==> flow/design.v <==
module multiplier
  (
   input                     clk,
   input                     rst,
   input                     en,
   input [BITS-1:0]          data_a,
   input [BITS-1:0]          data_b,
   output reg [(BITS*2)-1:0] result,
   output                    done
   );
   parameter BITS = 16;
   localparam STATE_IDLE     = 0;
   localparam STATE_MULTIPLY = 1;
   reg                    state;
   reg [$clog2(BITS)-1:0] mul_counter;
   reg [BITS-1:0]         data_a_reg;
   reg [(BITS*2)-1:0]     data_b_reg;
   assign done = (STATE_IDLE == state) && !en;
   always @ (posedge clk) begin
      case (state)
         STATE_IDLE: begin
            if (en) begin
               mul_counter <= 0;
               data_a_reg <= data_a;
               data_b_reg <= { {BITS{1'b0}}, data_b };
               result <= 0;
               state <= STATE_MULTIPLY;
            end
         end
         STATE_MULTIPLY: begin
            if (mul_counter == BITS - 1) begin
               state <= STATE_IDLE;
            end else begin
               mul_counter <= mul_counter + 1;
            end
            data_a_reg <= data_a_reg >> 1;
            data_b_reg <= data_b_reg << 1;
            if (data_a_reg[0]) begin
               result <= result + data_b_reg;
            end
         end
      endcase
      if (rst) begin
         state <= STATE_IDLE;
      end
   end
endmodule
module divider
  (
   input                 clk,
   input                 rst,
   input                 en,
   input [BITS-1:0]      dividend,
   input [BITS-1:0]      divisor,
   output reg [BITS-1:0] quotient,
   output [BITS-1:0]     remainder,
   output                done
   );
   parameter BITS = 16;
   localparam STATE_IDLE   = 0;
   localparam STATE_DIVIDE = 1;
   reg                    state;
   reg [$clog2(BITS)-1:0] div_counter;
   reg [(BITS-1)*2:0]     dividend_reg;
   reg [(BITS-1)*2:0]     divisor_reg;
   assign done = (STATE_IDLE == state) && !en;
   assign remainder = dividend_reg[BITS-1:0];
   always @ (posedge clk) begin
      case (state)
        STATE_IDLE: begin
           if (en) begin
              div_counter <= 0;
              dividend_reg <= { {BITS-1{1'b0}}, dividend };
              divisor_reg <= { divisor, {BITS-1{1'b0}} };
              quotient <= 0;
              state <= STATE_DIVIDE;
           end
        end
        STATE_DIVIDE: begin
           if (div_counter == BITS - 1) begin
              state <= STATE_IDLE;
           end else begin
              div_counter <= div_counter + 1;
           end
           divisor_reg <= divisor_reg >> 1;
           if (dividend_reg < divisor_reg) begin
              quotient <= quotient << 1;
           end else begin
              quotient <= (quotient << 1) | 1'b1;
              dividend_reg <= dividend_reg - divisor_reg;
           end
        end
      endcase
      if (rst) begin
         state <= STATE_IDLE;
      end
   end
endmodule
module processor
  (
   input                        clk,
   input                        rst,
   input                        boot_done,
   output reg [11:0]            status_digits,
   output reg                   halted,
   output reg [16-1:0]  instr_ptr,
   input                        instr_valid,
   input [32-1:0]      cur_instr,
   output reg                   cache_wr_en,
   output reg [16-1:0]  cache_wr_addr,
   output reg [16-1:0]  cache_wr_data,
   input                        cache_wr_done,
   output reg                   cache_rd_en,
   output reg [16-1:0]  cache_rd_addr,
   input [16-1:0]       cache_rd_data,
   input                        cache_rd_done,
   input                        pixel_wr_done,
   output reg                   pixel_en,
   output reg [7:0]             pixel_rgb,
   output reg [7:0]             pixel_x,
   output reg [7:0]             pixel_y,
   input [16-1:0]       rnd,
   output reg                   ms_time_rst,
   input [16-1:0]       ms_time,
   input [142-1:0] buf_inputs
   );
   reg [16-1:0]  registers [16-1:0];
   reg                   overflow_flag;
   reg                   carry_flag;
   reg                   zero_flag;
   reg                   sign_flag;
   wire [7:0]            opcode = cur_instr[31:24];
   wire [7:0]            arg1 = cur_instr[23:16];
   wire [7:0]            arg2 = cur_instr[15:8];
   wire [3:0]            reg1 = arg1[3:0];
   wire [3:0]            reg2 = arg2[3:0];
   wire [16-1:0] dest = registers[reg1];
   wire [16-1:0] src  = registers[reg2];
   wire [15:0]           argA = cur_instr[23:8];
   wire [15:0]           argB = cur_instr[15:0];
   wire signed [16-1:0] signed_dest = dest;
   reg [3:0]             load_reg;
   reg                       multiply_en;
   reg [16-1:0]      multiply_data_a;
   reg [16-1:0]      multiply_data_b;
   wire [(16*2)-1:0] multiply_result;
   wire                      multiply_done;
   multiplier #(.BITS(16)) multiplier_
     (
      .clk(clk),
      .rst(rst),
      .en(multiply_en),
      .data_a(multiply_data_a),
      .data_b(multiply_data_b),
      .result(multiply_result),
      .done(multiply_done)
      );
   reg                   divide_en;
   reg [16-1:0]  dividend;
   reg [16-1:0]  divisor;
   wire [16-1:0] quotient;
   wire [16-1:0] remainder;
   wire                  divide_done;
   divider #(.BITS(16)) divider_
     (
      .clk(clk),
      .rst(rst),
      .en(divide_en),
      .dividend(dividend),
      .divisor(divisor),
      .quotient(quotient),
      .remainder(remainder),
      .done(divide_done)
      );
   localparam [3:0] STATE_PRE_BOOT   = 0;
   localparam [3:0] STATE_HALT       = 1;
   localparam [3:0] STATE_EXECUTING  = 2;
   localparam [3:0] STATE_WR_WAIT    = 3;
   localparam [3:0] STATE_PIXEL_WAIT = 4;
   localparam [3:0] STATE_RD_WAIT    = 5;
   localparam [3:0] STATE_RET_WAIT   = 6;
   localparam [3:0] STATE_MULTIPLY   = 7;
   localparam [3:0] STATE_DIVIDE     = 8;
   reg [3:0]            state;
   always @ (posedge clk) begin
      cache_wr_en <= 0;
      cache_rd_en <= 0;
      pixel_en <= 0;
      multiply_en <= 0;
      divide_en <= 0;
      ms_time_rst <= 0;
      case (state)
        STATE_PRE_BOOT: begin
           if (boot_done) begin
              state <= STATE_EXECUTING;
           end
        end
        STATE_HALT: begin
           halted <= 1;
        end
        STATE_EXECUTING: begin
           halted <= 0;
           if (instr_valid) begin
              execute();
           end
        end
        STATE_WR_WAIT: begin
           if (cache_wr_done) begin
              state <= STATE_EXECUTING;
           end
        end
        STATE_PIXEL_WAIT: begin
           if (pixel_wr_done) begin
              state <= STATE_EXECUTING;
           end
        end
        STATE_RD_WAIT: begin
           if (cache_rd_done) begin
              registers[load_reg] <= cache_rd_data;
              state <= STATE_EXECUTING;
           end
        end
        STATE_RET_WAIT: begin
           if (cache_rd_done) begin
              instr_ptr <= cache_rd_data + 32 / 8;
              state <= STATE_EXECUTING;
           end
        end
        STATE_MULTIPLY: begin
           if (multiply_done) begin
              registers[load_reg] <= multiply_result[16-1:0];
              state <= STATE_EXECUTING;
           end
        end
        STATE_DIVIDE: begin
           if (divide_done) begin
              registers[load_reg] <= quotient;
              state <= STATE_EXECUTING;
           end
        end
      endcase
      if (rst) begin
         state <= STATE_PRE_BOOT;
         status_digits <= 0;
         halted <= 0;
         instr_ptr <= 0;
         cache_wr_en <= 0;
         cache_rd_en <= 0;
         pixel_en <= 0;
         pixel_rgb <= 0;
         ms_time_rst <= 0;
         multiply_en <= 0;
         divide_en <= 0;
         overflow_flag <= 0;
         carry_flag <= 0;
         zero_flag <= 0;
         sign_flag <= 0;
      end
   end
   task execute;
      reg [16:0] result;
      begin
         result = 0;
         instr_ptr <= instr_ptr + 32 / 8;
         case (opcode)
           8'h00: begin
           end
           8'h01: begin
              registers[reg1] <= buf_inputs[src];
           end
           8'h02: begin
              if (cache_wr_done) begin
                 push(instr_ptr);
                 instr_ptr <= argA;
              end else begin
                 instr_ptr <= instr_ptr;
              end
           end
           8'h03: begin
              if (cache_rd_done) begin
                 pop();
                 registers[4'b0] <= registers[4'b0] - arg1 - 16 / 8;
                 state <= STATE_RET_WAIT;
              end else begin
                 instr_ptr <= instr_ptr;
              end
           end
           8'h04: begin
              if (cache_rd_done) begin
                 read(src);
              end else begin
                 instr_ptr <= instr_ptr;
              end
           end
           8'h05: begin
              if (cache_rd_done) begin
                 read(argB);
              end else begin
                 instr_ptr <= instr_ptr;
              end
           end
           8'h06: begin
              registers[reg1] <= src;
           end
           8'h07: begin
              registers[reg1] <= argB;
           end
           8'h08: begin
              if (cache_wr_done) begin
                 push(dest);
              end else begin
                 instr_ptr <= instr_ptr;
              end
           end
           8'h09: begin
              if (cache_rd_done) begin
                 pop();
              end else begin
                 instr_ptr <= instr_ptr;
              end
           end
           8'h0A: begin
              result = dest + src;
              registers[reg1] <= result[16-1:0];
           end
           8'h0B: begin
              result = dest - src;
              registers[reg1] <= result[16-1:0];
           end
           8'h0C: begin
              if (multiply_done) begin
                 multiply_en <= 1;
                 multiply_data_a <= dest;
                 multiply_data_b <= src;
                 state <= STATE_MULTIPLY;
                 load_reg <= reg1;
              end else begin
                 instr_ptr <= instr_ptr;
              end
           end
           8'h0D: begin
              if (divide_done) begin
                 divide_en <= 1;
                 dividend <= dest;
                 divisor <= src;
                 state <= STATE_DIVIDE;
                 load_reg <= reg1;
              end else begin
                 instr_ptr <= instr_ptr;
              end
           end
           8'h0E: begin
              registers[reg1] <= dest & src;
           end
           8'h0F: begin
              registers[reg1] <= dest | src;
           end
           8'h10: begin
              registers[reg1] <= dest ^ src;
           end
           8'h11: begin
              registers[reg1] <= dest << src;
           end
           8'h12: begin
              registers[reg1] <= signed_dest >>> src;
           end
           8'h13: begin
              registers[reg1] <= dest >> src;
           end
           8'h14: begin
              result = dest - src;
           end
           8'h15: begin
              result = { 1'b0, dest & src };
           end
           8'h16: begin
              pixel_rgb <= dest[7:0];
           end
           8'h17: begin
              if (pixel_wr_done) begin
                 pixel_en <= 1;
                 pixel_x <= dest[7:0];
                 pixel_y <= src[7:0];
                 state <= STATE_PIXEL_WAIT;
              end else begin
                 instr_ptr <= instr_ptr;
              end
           end
           8'h18: begin
              if (cache_wr_done) begin
                 write(dest, src);
              end else begin
                 instr_ptr <= instr_ptr;
              end
           end
           8'h19: begin
              if (cache_wr_done) begin
                 write(dest, argB);
              end else begin
                 instr_ptr <= instr_ptr;
              end
           end
           8'h1A: begin
              registers[reg1] <= ms_time;
           end
           8'h1B: begin
              ms_time_rst <= 1;
           end
           8'h1C: begin
              registers[reg1] <= rnd;
           end
           8'h30: begin
              instr_ptr <= dest;
           end
           8'h31: begin
              instr_ptr <= argA;
           end
           8'h32: begin
              if (zero_flag) begin
                 instr_ptr <= argA;
              end
           end
           8'h33: begin
              if (!zero_flag) begin
                 instr_ptr <= argA;
              end
           end
           8'h34: begin
              if (!zero_flag && sign_flag == overflow_flag) begin
                 instr_ptr <= argA;
              end
           end
           8'h35: begin
              if (sign_flag == overflow_flag) begin
                 instr_ptr <= argA;
              end
           end
           8'h36: begin
              if (!carry_flag && !zero_flag) begin
                 instr_ptr <= argA;
              end
           end
           8'h37: begin
              if (!carry_flag) begin
                 instr_ptr <= argA;
              end
           end
           8'h38: begin
              if (sign_flag != overflow_flag) begin
                 instr_ptr <= argA;
              end
           end
           8'h39: begin
              if (sign_flag != overflow_flag || zero_flag) begin
                 instr_ptr <= argA;
              end
           end
           8'h3A: begin
              if (carry_flag) begin
                 instr_ptr <= argA;
              end
           end
           8'h3B: begin
              if (carry_flag || zero_flag) begin
                 instr_ptr <= argA;
              end
           end
           8'h3C: begin
              if (overflow_flag) begin
                 instr_ptr <= argA;
              end
           end
           8'h3D: begin
              if (!overflow_flag) begin
                 instr_ptr <= argA;
              end
           end
           8'h3E: begin
              if (sign_flag) begin
                 instr_ptr <= argA;
              end
           end
           8'h3F: begin
              if (!sign_flag) begin
                 instr_ptr <= argA;
              end
           end
           default: begin
              status_digits <= 12'h700 | opcode;
              state <= STATE_HALT;
           end
         endcase
         if (8'h14 == opcode || 8'h15 == opcode ||
             8'h0A == opcode || 8'h0B == opcode) begin
            set_flags(result);
         end else begin
            clear_flags();
         end
      end
   endtask
   task write;
      input [16-1:0] data;
      input [16-1:0] addr;
      begin
         cache_wr_en <= 1;
         cache_wr_addr <= addr;
         cache_wr_data <= data;
         state <= STATE_WR_WAIT;
      end
   endtask
   task read;
      input [16-1:0] addr;
      begin
         load_reg <= reg1;
         cache_rd_en <= 1;
         cache_rd_addr <= addr;
         state <= STATE_RD_WAIT;
      end
   endtask
   task push;
      input [16-1:0] push_data;
      reg [16-1:0]   new_stack_ptr;
      begin
         new_stack_ptr = registers[4'b0] + 16 / 8;
         write(push_data, new_stack_ptr);
         registers[4'b0] <= new_stack_ptr;
      end
   endtask
   task pop;
      reg [16-1:0] stack_ptr;
      begin
         stack_ptr = registers[4'b0];
         read(stack_ptr);
         registers[4'b0] <= stack_ptr - 2;
      end
   endtask;
   task set_flags;
      input [16:0] result;
      begin
         if (8'h0A == opcode) begin
            overflow_flag <= (dest[16-1] &
                              src[16-1] &
                              ~result[16-1]) |
                             (~dest[16-1] &
                              ~src[16-1] &
                              result[16-1]);            
         end else if (8'h0B == opcode || 8'h14 == opcode) begin
            overflow_flag <= (dest[16-1] &
                              ~src[16-1] &
                              ~result[16-1]) |
                             (~dest[16-1] &
                              src[16-1] &
                              result[16-1]);
         end else begin
            overflow_flag <= 0;
         end
         carry_flag <= result[16];
         zero_flag <= (0 == result[16-1:0]);
         sign_flag <= result[16-1];
      end
   endtask
   task clear_flags;
      begin
         overflow_flag <= 0;
         carry_flag <= 0;
         zero_flag <= 0;
         sign_flag <= 0;
      end
   endtask
endmodule
# Step by step through the tools: processor
# What the tools print for processor, step after step.
# Line numbers count from 1 in the design file above.
# Library cell names are shortened.
# The mark -- stands for no value.
# setup
top_module	processor
clk_port	clk
cell_library	sky130hd
lib_corner	tt_025C_1v80

# After elaboration
# Source: Yosys, flattened and elaborated, memories not mapped. Widths are those after wreduce. Registers that Yosys merges into a memory's read port (data or address) are not register bits. Print and check cells do not count.
# Yosys's memory passes give these memory sizes; they may raise the number of words (mostly to a power of two), join words into wider ones and drop unused or constant bits.
# op_classes
n_addsub	12
mul	0
n_div	0
compare	1
eq_ne	95
shift	4
muxes	237
logic	44
n_reduce_logical	57
# ops
op	count
16-bit 2-to-1 mux	114
16-bit parallel mux with 22-bit select	1
142-bit by 16-bit indexed select with 1-bit output	1
8-bit by 6-bit == test with 1-bit output with constant B	16
32-bit parallel mux with 2-bit select	2
16-bit parallel mux with 2-bit select	4
31-bit parallel mux with 2-bit select	2
8-bit by 5-bit == test with 1-bit output with constant B	13
16-bit parallel mux with 3-bit select	2
32-bit 2-to-1 mux	3
31-bit 2-to-1 mux	3
4-bit 2-to-1 mux	22
1-bit 2-to-1 mux	73
8-bit by 4-bit == test with 1-bit output with constant B	8
4-bit parallel mux with 7-bit select	2
17-bit parallel mux with 3-bit select	1
45-bit OR reduction	1
2-bit inequality test with constant B	17
34-bit OR reduction	1
17-bit 2-to-1 mux	2
16-bit by 3-bit adder with 16-bit output with constant B	2
16-bit OR reduction	2
32-bit adder	1
8-bit by 3-bit == test with 1-bit output with constant B	4
31-bit subtractor	1
31-bit less-than comparator	1
4-bit OR reduction	7
1-bit bitwise OR	20
# Other operator kinds: 51; their cells: 124.
# word_totals
ff_bits	348
latchBits	0
ram_bits	256
mem_bits_ro	0
clocked_rd_ports_x_width	0
memories	1
inputBits	229
out_inout_bits	105
elab_cells	486
# mem_list
name	words	word_bits	rd	write_ports	line	rtl
registers	16	16	3	1	127	reg [16-1:0]  registers [16-1:0];

# Logic depth
# Longest topological path by Yosys (ltp), each cell counted once; first at word level (registers and memories cut), then after technology mapping (sequential cells cut; the memories' decode and read muxes count).
# logic_depth
ltp_word	18
abc_area	0
depth_mapped	23
depth_no_buf	18

# Mapped cells and area
# Yosys stat after the flow's synthesis: flattened, memories mapped to cells. It holds for the ABC_AREA given above (unset counts as 0); a run with the other value may have another netlist.
# types
cell_type	count	area_total_um2
edfxtp_1	522	1.57E+04
mux4_2	145	3.27E+03
ha_1	117	1.46E+03
mux2i_1	114	1.14E+03
dfxtp_1	55	1.1E+03
nand2_1	279	1.05E+03
mux2_2	91	1.02E+03
nor2_1	271	1.02E+03
a21oi_1	180	900.864
xnor2_1	82	718.189
o21ai_0	142	710.682
a22oi_1	73	548.026
inv_1	136	510.49
clkbuf_1	133	499.229
nand3_1	92	460.442
and2_1	62	387.872
a221oi_1	34	297.786
xor2_1	32	280.269
# Other cell types: 71; their cells: 650.
# synth_totals
cells	3210
synth_area_um2	35690.5
sequential_area_um2	16776.1
flip_flops	577
buffers	207
# The figures by module come from a second, unflattened synthesis with its own total; it is not the netlist above.
# unflattened
cells_unflattened	3614
hier_area_um2	39232.6
# Rows give one instance, submodules left out.
# modules
mod	instances	n_cells	area_um2	mod_seq_area_um2
processor	1	2656	28746.3	12712.2
divider #(BITS=16)	1	488	5266.3	2482.4
multiplier #(BITS=16)	1	470	5220.0	2542.4

# Path before layout
# Source: OpenSTA report_checks on the synthesized netlist (no wires, ideal clock, input and output delay 20% of the period each), path of least setup slack; recovery checks are left aside. Register names are those of the netlist, which keeps one name where synthesis merged equal registers.
# synth_path
path_type	input -> register
startpoint	in cur_instr[16]
endpoint	mem registers[0][15]
tclk_ns	9.0
in_delay_ns	1.800
setup_ns	0.302
t_first_pin_ns	1.800
arrival_time_ns	6.854
t_required_ns	8.698
path_slack_ns	1.844
path_delay_ns	5.356
path_stages	20
n_path_buf	4
period_less_setup_slack_ns	7.156
# "path_delay_ns" = arrival - input delay + setup time.
# "path_stages": output pins that drive a net of the path, with the launching flip-flop's if there is one; two outputs of one cell count as two.
# "period_less_setup_slack_ns" is the clock period less the worst setup slack; recovery checks do not enter. This is arithmetic on one report: input and output delays are still those of the set period (20% each).
# Between the ends stands the longest chain of elaborated cells between them, by number of cells; it is not shown to be the way that was timed. Of several equally long chains one is given.
# A line is the first line of the expression or statement that the cell stems from. Yosys adds cells for indexed reads and writes and turns some case tables into memories.
# The chain passes a memory read, where the word-level depth is cut; so it can be longer than that depth.
# Ways into the end's enable are left out, as the timed path ends at the data pin.
# synth_via
cell_sequence	buf_2 > buf_2 > buf_2 > buf_2 > mux4_2 > a22oi_1 > nand2_1 > inv_1 > ha_1 > or2_2 > a221oi_1 > o22ai_1 > o41ai_1 > o41ai_1 > o31ai_2 > nand2_1 > a221o_1 > o311ai_1 > nand2_1 > a31oi_1
elab_chain_len	17
cells_between	54
cone_classes	add/sub: 4; shift: 3; mux: 43; logic: 3; memory: 1
# synth_rtl
item	line	rtl
start: declaration	108	input [32-1:0]      cur_instr,
memory read 16 x 16 bit	127	reg [16-1:0]  registers [16-1:0];
16-bit by 16-bit adder with 17-bit output	323	result = dest + src;
16-bit 2-to-1 mux	265	case (opcode)
16-bit 2-to-1 mux	203	if (instr_valid) begin
16-bit 2-to-1 mux	192	case (state)
16-bit 2-to-1 mux (12 in a row)	--
end: declaration	127
# Nets of the timed path that keep an RTL name, with a line that drives or declares them; the list need not be complete.
# synth_nets
net	line	rtl
dest[1]	137	wire [16-1:0] dest = registers[reg1];

# Worst path after layout
# From the final timing report of job 1: the path of least setup slack in the routed layout; clock arrival at registers is part of the times.
# layout_path
path_type	input -> register
startpoint	in cur_instr[16]
endpoint	mem registers[1][14]
tclk_ns	7.52
in_delay_ns	1.50
setup_ns	0.25
t_first_pin_ns	1.50
arrival_time_ns	6.61
t_required_ns	7.90
path_slack_ns	1.29
path_stages	16
n_path_buf	4
# Between the ends stands the longest chain of elaborated cells between them, by number of cells; it is not shown to be the way that was timed. Of several equally long chains one is given.
# The chain passes a memory read, where the word-level depth is cut; so it can be longer than that depth.
# Ways into the end's enable are left out, as the timed path ends at the data pin.
# layout_via
cell_sequence	buf_4 > buf_4 > buf_4 > mux4_2 > mux4_2 > inv_1 > ha_1 > inv_1 > o41ai_1 > xnor2_1 > a221o_1 > a211oi_1 > a221oi_1 > o221ai_1 > a21oi_4 > buf_12
elab_chain_len	17
cells_between	54
cone_classes	add/sub: 4; shift: 3; mux: 43; logic: 3; memory: 1
# layout_rtl
item	line	rtl
start: declaration	108	input [32-1:0]      cur_instr,
memory read 16 x 16 bit	127	reg [16-1:0]  registers [16-1:0];
16-bit by 16-bit adder with 17-bit output	323	result = dest + src;
16-bit 2-to-1 mux	265	case (opcode)
16-bit 2-to-1 mux	203	if (instr_valid) begin
16-bit 2-to-1 mux	192	case (state)
16-bit 2-to-1 mux (12 in a row)	--
end: declaration	127
# Nets of the timed path that keep an RTL name, with a line that drives or declares them; the list need not be complete.
# layout_nets
net	line	rtl
dest[13]	137	wire [16-1:0] dest = registers[reg1];

# Top module processor; platform sky130hd; tools Yosys and OpenROAD; 6 stored runs in no particular order. Input and output delays are each 20% of the period that was set; the output load is 0.01 pF.
# By "period_reached_ns" is meant the clock period of the run minus its worst setup slack. This is arithmetic on one report: input and output delays are still those of the set period (20% each).
# "timing.worst_path_ns": the worst setup path's part of the clock period (all of it between registers, 20% less for each end at a port) less its slack. A launch clock that arrives late makes it longer, a capture clock that arrives late makes it shorter.
# A setting shown as - is not set for that run.
stored run	CORE_UTILIZATION	PLACE_DENSITY	SETUP_SLACK_MARGIN	period_ns	CAP_MARGIN	CORE_MARGIN	SLEW_MARGIN	CELL_PAD_IN_SITES_DETAIL_PLACEMENT	GPL_TIMING_DRIVEN	MAX_ROUTING_LAYER	MIN_ROUTING_LAYER	CORE_ASPECT_RATIO	CTS_CLUSTER_DIAMETER	CTS_CLUSTER_SIZE	HOLD_SLACK_MARGIN	PLACE_DENSITY_LB_ADDON	TNS_END_PERCENT	period_reached_ns	timing.setup.tns_ns	ws_hold_ns	timing.worst_path_ns	path_kind	setup_worst_slack_ns	util_frac	total_die_area_um2	yosys_chip_area_um2
job 1	40	0.6	1.09	7.52	20	2	20	-	-	-	-	-	-	-	-	-	-	6.234	0.000	0.451	4.73	input -> register	1.286	0.494	91630.3	35690.5
job 2	47	-	0.52	8.5	20	8	40	1	0	met5	met1	-	-	-	-	-	-	7.950	0.000	0.474	6.25	input -> register	0.550	0.577	85010.1	35690.5
job 3	44	0.6	-	7.52	20	2	20	-	-	-	-	-	-	-	-	-	-	6.696	0.000	0.457	5.19	input -> register	0.824	0.541	83408.3	35690.5
job 4	50	0.83	-	12.3	30	7	20	-	-	met4	-	1.16	329	33	0.2	-	-	8.786	0.000	0.471	6.33	input -> register	3.514	0.577	79079.4	35690.5
job 5	40	0.6	-	9.0	30	2	20	-	-	-	-	-	-	11	-	-	-	7.514	0.000	0.453	5.71	input -> register	1.486	0.485	91630.3	35690.5
job 6	27	-	-	6.23	20	2	20	1	-	-	met2	-	320	-	-	0.22	90	6.152	0.000	0.451	4.91	input -> register	0.078	0.36	135111.0	35690.5
